==> flow/design.v <==
module CRC(
input           clk,         
input           rst_n,       
input  [23:0]   Din,         
input           valid,       
input  [15:0]   size,        
output [14:0]   checksum,    
output          done         
);
reg [5:0] shift_count;       
reg [5:0] limit;             
wire [1:0] extra;            
wire [4:0] offset;           
wire finish;                 
reg [15:0] crc;                                    
localparam [15:0] polynomial = 16'b1100010110011001;      
reg CS, NS;
parameter IDLE = 1'b0, FIND = 1'b1;
always @(posedge clk or negedge rst_n)
begin
 if(~rst_n)
  CS <= IDLE;
 else CS <= NS;
end
always @(posedge clk)
begin
 case(CS)
  IDLE:
  begin
   crc <= (valid) ? (Din >> offset) : 16'hffff;             
   shift_count <= 0;
  end
  FIND:
  begin
  if(crc[15] == 1'b0)                                              
  begin                                                            
   if(shift_count < offset)                                        
    crc <= {crc[14:0],Din[offset - (shift_count + 6'd1)]};            
   else crc <= crc << 1;
   shift_count <= shift_count + 6'd1;
  end
  else crc <= crc ^ polynomial;                                    
  end
 endcase
end
always @(*)
begin
 limit = 6'd15 + offset;
 case(CS)
  IDLE:
  begin
   if(valid)
    NS = FIND;
   else NS = IDLE;
  end
  FIND:
  begin
   if(finish)
    NS = IDLE;
   else NS = FIND;
  end
  default: NS = IDLE;
 endcase
end
assign extra = size[2:0] - 3'd2;
assign offset = {extra, 3'b000};
assign finish = ((shift_count == limit) && (crc[15] == 1'b0)) ? 1'b1 : 1'b0;
assign done = (CS == FIND) && finish;
assign checksum = crc[14:0];
endmodule
* Tool chain data of CRC
Tool output for the design above, in the order of the flow. Lines are those of the file above, counted from 1. Cell names lack the library's common part. Not given: -
Design: top module CRC, clock port clk, cell library sky130hd, library corner tt_025C_1v80

* Word-level counts
Source: Yosys, flattened and elaborated, memories not mapped. Widths are those after wreduce. Registers that Yosys merges into a memory's read port (data or address) are not register bits. Print and check cells do not count. Equal cells are merged and count once.
Cells by class: equal/unequal tests 2, shift-type cells 2, bitwise gates (word level) 3, $lt $le $gt $ge 1, add/sub/neg operators 4, muxes and demuxes 10, reductions and logical operators 2
Operators with widths (number):
- parallel mux 16 bit (select 2 bit) | 1
- two-way mux 16 bit | 2
- right shift 24 x 5 -> 16 bit | 1
- indexed select 24 x 6 -> 1 bit | 1
- parallel mux 6 bit (select 2 bit) | 1
- NOT 8 bit | 1
- adder 4 x 5 -> 6 bit (first input constant) | 1
- subtractor 5 x 6 -> 6 bit | 1
- adder 6 x 1 -> 6 bit (second input constant) | 1
- less-than comparator 6 x 5 -> 1 bit | 1
- equality test 6 bit | 1
- two-way mux 6 bit | 1
- two-way mux 1 bit | 4
- logical AND 1 bit | 2
- NOT 1 bit | 2
- subtractor 2 bit (second input constant) | 1
- != test 2 bit (second input constant) | 1
- parallel mux 1 bit (select 2 bit) | 1
Bit counts: bits in registers 23, cells after elaboration 28, output and inout port bits 16, input bits 43

* Depth
Yosys ltp: most cells in a row. Word level: on the elaborated netlist, between registers, memories and ports. Mapped: between sequential cells and ports; inverters and the memories' decode and read muxes count.
Logic depth: word-level depth 7, ABC_AREA 0, gate-level depth with buffers 9, depth with buffers taken out 8

* After synthesis
Source: synth_stat.txt of the flow (Yosys; design flattened, memories mapped). It holds for the ABC_AREA given above (unset counts as 0); a run with the other value may have another netlist. Totals and module areas in this step are rounded.
Synthesis totals: sequential area 606 µm², cells in the netlist 193, mapped flip-flops 23, buffers 29, mapped area 1810 µm²
Cell types:
- edfxtp_1 | number 14, area in all 420.403 µm²
- dfxtp_1 | number 8, area in all 160.154 µm²
- mux2i_1 | number 14, area in all 140.134 µm²
- buf_4 | number 15, area in all 112.608 µm²
- mux4_2 | number 5, area in all 112.608 µm²
- a21oi_1 | number 13, area in all 65.062 µm²
- nand2_1 | number 17, area in all 63.811 µm²
- ha_1 | number 5, area in all 62.56 µm²
- a311oi_1 | number 7, area in all 61.309 µm²
- nor2_1 | number 12, area in all 45.043 µm²
- o21ai_0 | number 9, area in all 45.043 µm²
- nor2b_1 | number 6, area in all 37.536 µm²
- o21a_1 | number 5, area in all 37.536 µm²
- nand3_1 | number 7, area in all 35.034 µm²
- xnor2_1 | number 4, area in all 35.034 µm²
- xor2_1 | number 4, area in all 35.034 µm²
- mux2_2 | number 3, area in all 33.782 µm²
- clkbuf_1 | number 8, area in all 30.029 µm²
Not listed: further types 22, cells in them 37.

* Worst setup path after synthesis
OpenSTA on the mapped netlist: ideal clock, no wires. The path of least setup slack (recovery checks aside). Input and output delay are each 20% of the period. Register names are those of the netlist, which keeps one name where synthesis merged equal registers.
Path after synthesis: path kind input to output, start point input port size[1], end point output port done, launch time at the first pin 1.100 ns, arrival 2.309 ns, required time 4.400 ns, path delay 1.209 ns, stages 5, buffers on the path 1, input delay 1.100 ns, setup slack 2.091 ns, period 5.5 ns, external output delay 1.100 ns, synthesis period reached 3.409 ns
"path delay" is the arrival time less input delay plus setup time. A path that ends at an output port has no setup time. "stages" counts driving pins, that of a launching flip-flop among them; a cell with two outputs on the path counts twice. "synthesis period reached" is the clock period less the worst setup slack; recovery checks do not enter. This is arithmetic on one report: input and output delays are still those of the set period (20% each). The rows between start and end are the longest chain of elaborated cells between them; the timing report does not say that the signal goes this way. Where chains are equally long, one stands for them. A line is the first line of the expression or statement that the cell stems from. Yosys adds cells for indexed reads and writes and turns some case tables into memories.
Between the ends, after synthesis: cell sequence buf_2 -> inv_2 -> ha_1 -> xor2_1 -> nor4_1, length of the longest elaborated chain 6, elaborated cells between the ends (all ways) 6, RTL lines with such cells 4, those cells by class add/sub: 2; eq/ne: 1; mux: 1; reduce/logical: 2
Ends and longest elaborated chain, after synthesis:
- start: declaration | RTL line 6 | input  [15:0]   size,
- subtractor 2 bit | RTL line 65 | assign extra = size[2:0] - 3'd2;
- adder 4 x 5 -> 6 bit | RTL line 48 | limit = 6'd15 + offset;
- equality test 6 bit | RTL line 67 | assign finish = ((shift_count == limit) && (crc[15] == 1'b0)) ? 1'b1 : 1'b0;
- logical AND 1 bit | RTL line 67
- two-way mux 1 bit | RTL line 67
- logical AND 1 bit | RTL line 68 | assign done = (CS == FIND) && finish;
- end: declaration | RTL line 8 | output          done

* Timing after layout
Path of least setup slack in the final report of record 1 (OpenROAD, finished layout, wires in). Where an end is a register, its clock arrival counts in the times.
Path post-layout: path kind input to output, start point input port size[1], end point output port done, launch time at the first pin 0.89 ns, input delay 0.89 ns, stages 6, arrival 2.97 ns, required time 3.58 ns, period 4.47 ns, buffers on the path 2, setup slack 0.61 ns, external output delay 0.89 ns
The rows between start and end are the longest chain of elaborated cells between them; the timing report does not say that the signal goes this way. Where chains are equally long, one stands for them.
Between the ends, post-layout: cell sequence clkdlybuf4s50_1 -> inv_2 -> ha_1 -> xor2_1 -> nor4_1 -> clkdlybuf4s50_1, length of the longest elaborated chain 6, elaborated cells between the ends (all ways) 6, RTL lines with such cells 4, those cells by class add/sub: 2; eq/ne: 1; mux: 1; reduce/logical: 2
Ends and longest elaborated chain, post-layout:
- start: declaration | RTL line 6 | input  [15:0]   size,
- subtractor 2 bit | RTL line 65 | assign extra = size[2:0] - 3'd2;
- adder 4 x 5 -> 6 bit | RTL line 48 | limit = 6'd15 + offset;
- equality test 6 bit | RTL line 67 | assign finish = ((shift_count == limit) && (crc[15] == 1'b0)) ? 1'b1 : 1'b0;
- logical AND 1 bit | RTL line 67
- two-way mux 1 bit | RTL line 67
- logical AND 1 bit | RTL line 68 | assign done = (CS == FIND) && finish;
- end: declaration | RTL line 8 | output          done

==> results <==
Settings and measured results of 3 stored flow runs for module CRC (sky130hd), not sorted in any way. The constraints put input and output delay at 20% of the set period each and load the outputs with 0.01 pF.
"clock period achieved": clock period set for the run, less the worst setup slack. It is reckoned from that one timing run; input and output delays stay at 20% of the period that was set.
"time used up by the worst setup path": the worst setup path's part of the clock period (all of it between registers, 20% less for each end at a port) less its slack. A launch clock that arrives late makes it longer, a capture clock that arrives late makes it shorter.
The results are shown rounded.

* Record 1 | settings: CORE_UTILIZATION 67; period_ns 4.47; CAP_MARGIN 20; CORE_MARGIN 2; SLEW_MARGIN 20 | results: clock period achieved 3.861 ns; smallest setup slack 0.609 ns; chip area after synthesis (Yosys) 1810 µm²; area of the standard cells in the finished layout 2160 µm²; time used up by the worst setup path 2.07 ns; worst setup path kind input to output; post-route setup TNS 0.000 ns; full die area 3140 µm²
* Record 2 | settings: ABC_AREA 0; CAP_MARGIN 35; CORE_MARGIN 3; CORE_UTILIZATION 40; CTS_CLUSTER_SIZE 21; GPL_ROUTABILITY_DRIVEN 1; HOLD_SLACK_MARGIN 0.01; MIN_ROUTING_LAYER met2; PLACE_DENSITY 0.5; period_ns 3.21; SLEW_MARGIN 20 | results: clock period achieved 2.705 ns; smallest setup slack 0.505 ns; area of the standard cells in the finished layout 2270 µm²; chip area after synthesis (Yosys) 1810 µm²; time used up by the worst setup path 1.42 ns; worst setup path kind input to output; full die area 5380 µm²; post-route setup TNS 0.000 ns
* Record 3 | settings: CORE_UTILIZATION 40; period_ns 2.99; CAP_MARGIN 20; CORE_MARGIN 2; SLEW_MARGIN 20 | results: chip area after synthesis (Yosys) 1810 µm²; clock period achieved 2.885 ns; area of the standard cells in the finished layout 2250 µm²; smallest setup slack 0.105 ns; post-route setup TNS 0.000 ns; time used up by the worst setup path 1.69 ns; worst setup path kind input to output; full die area 5090 µm²
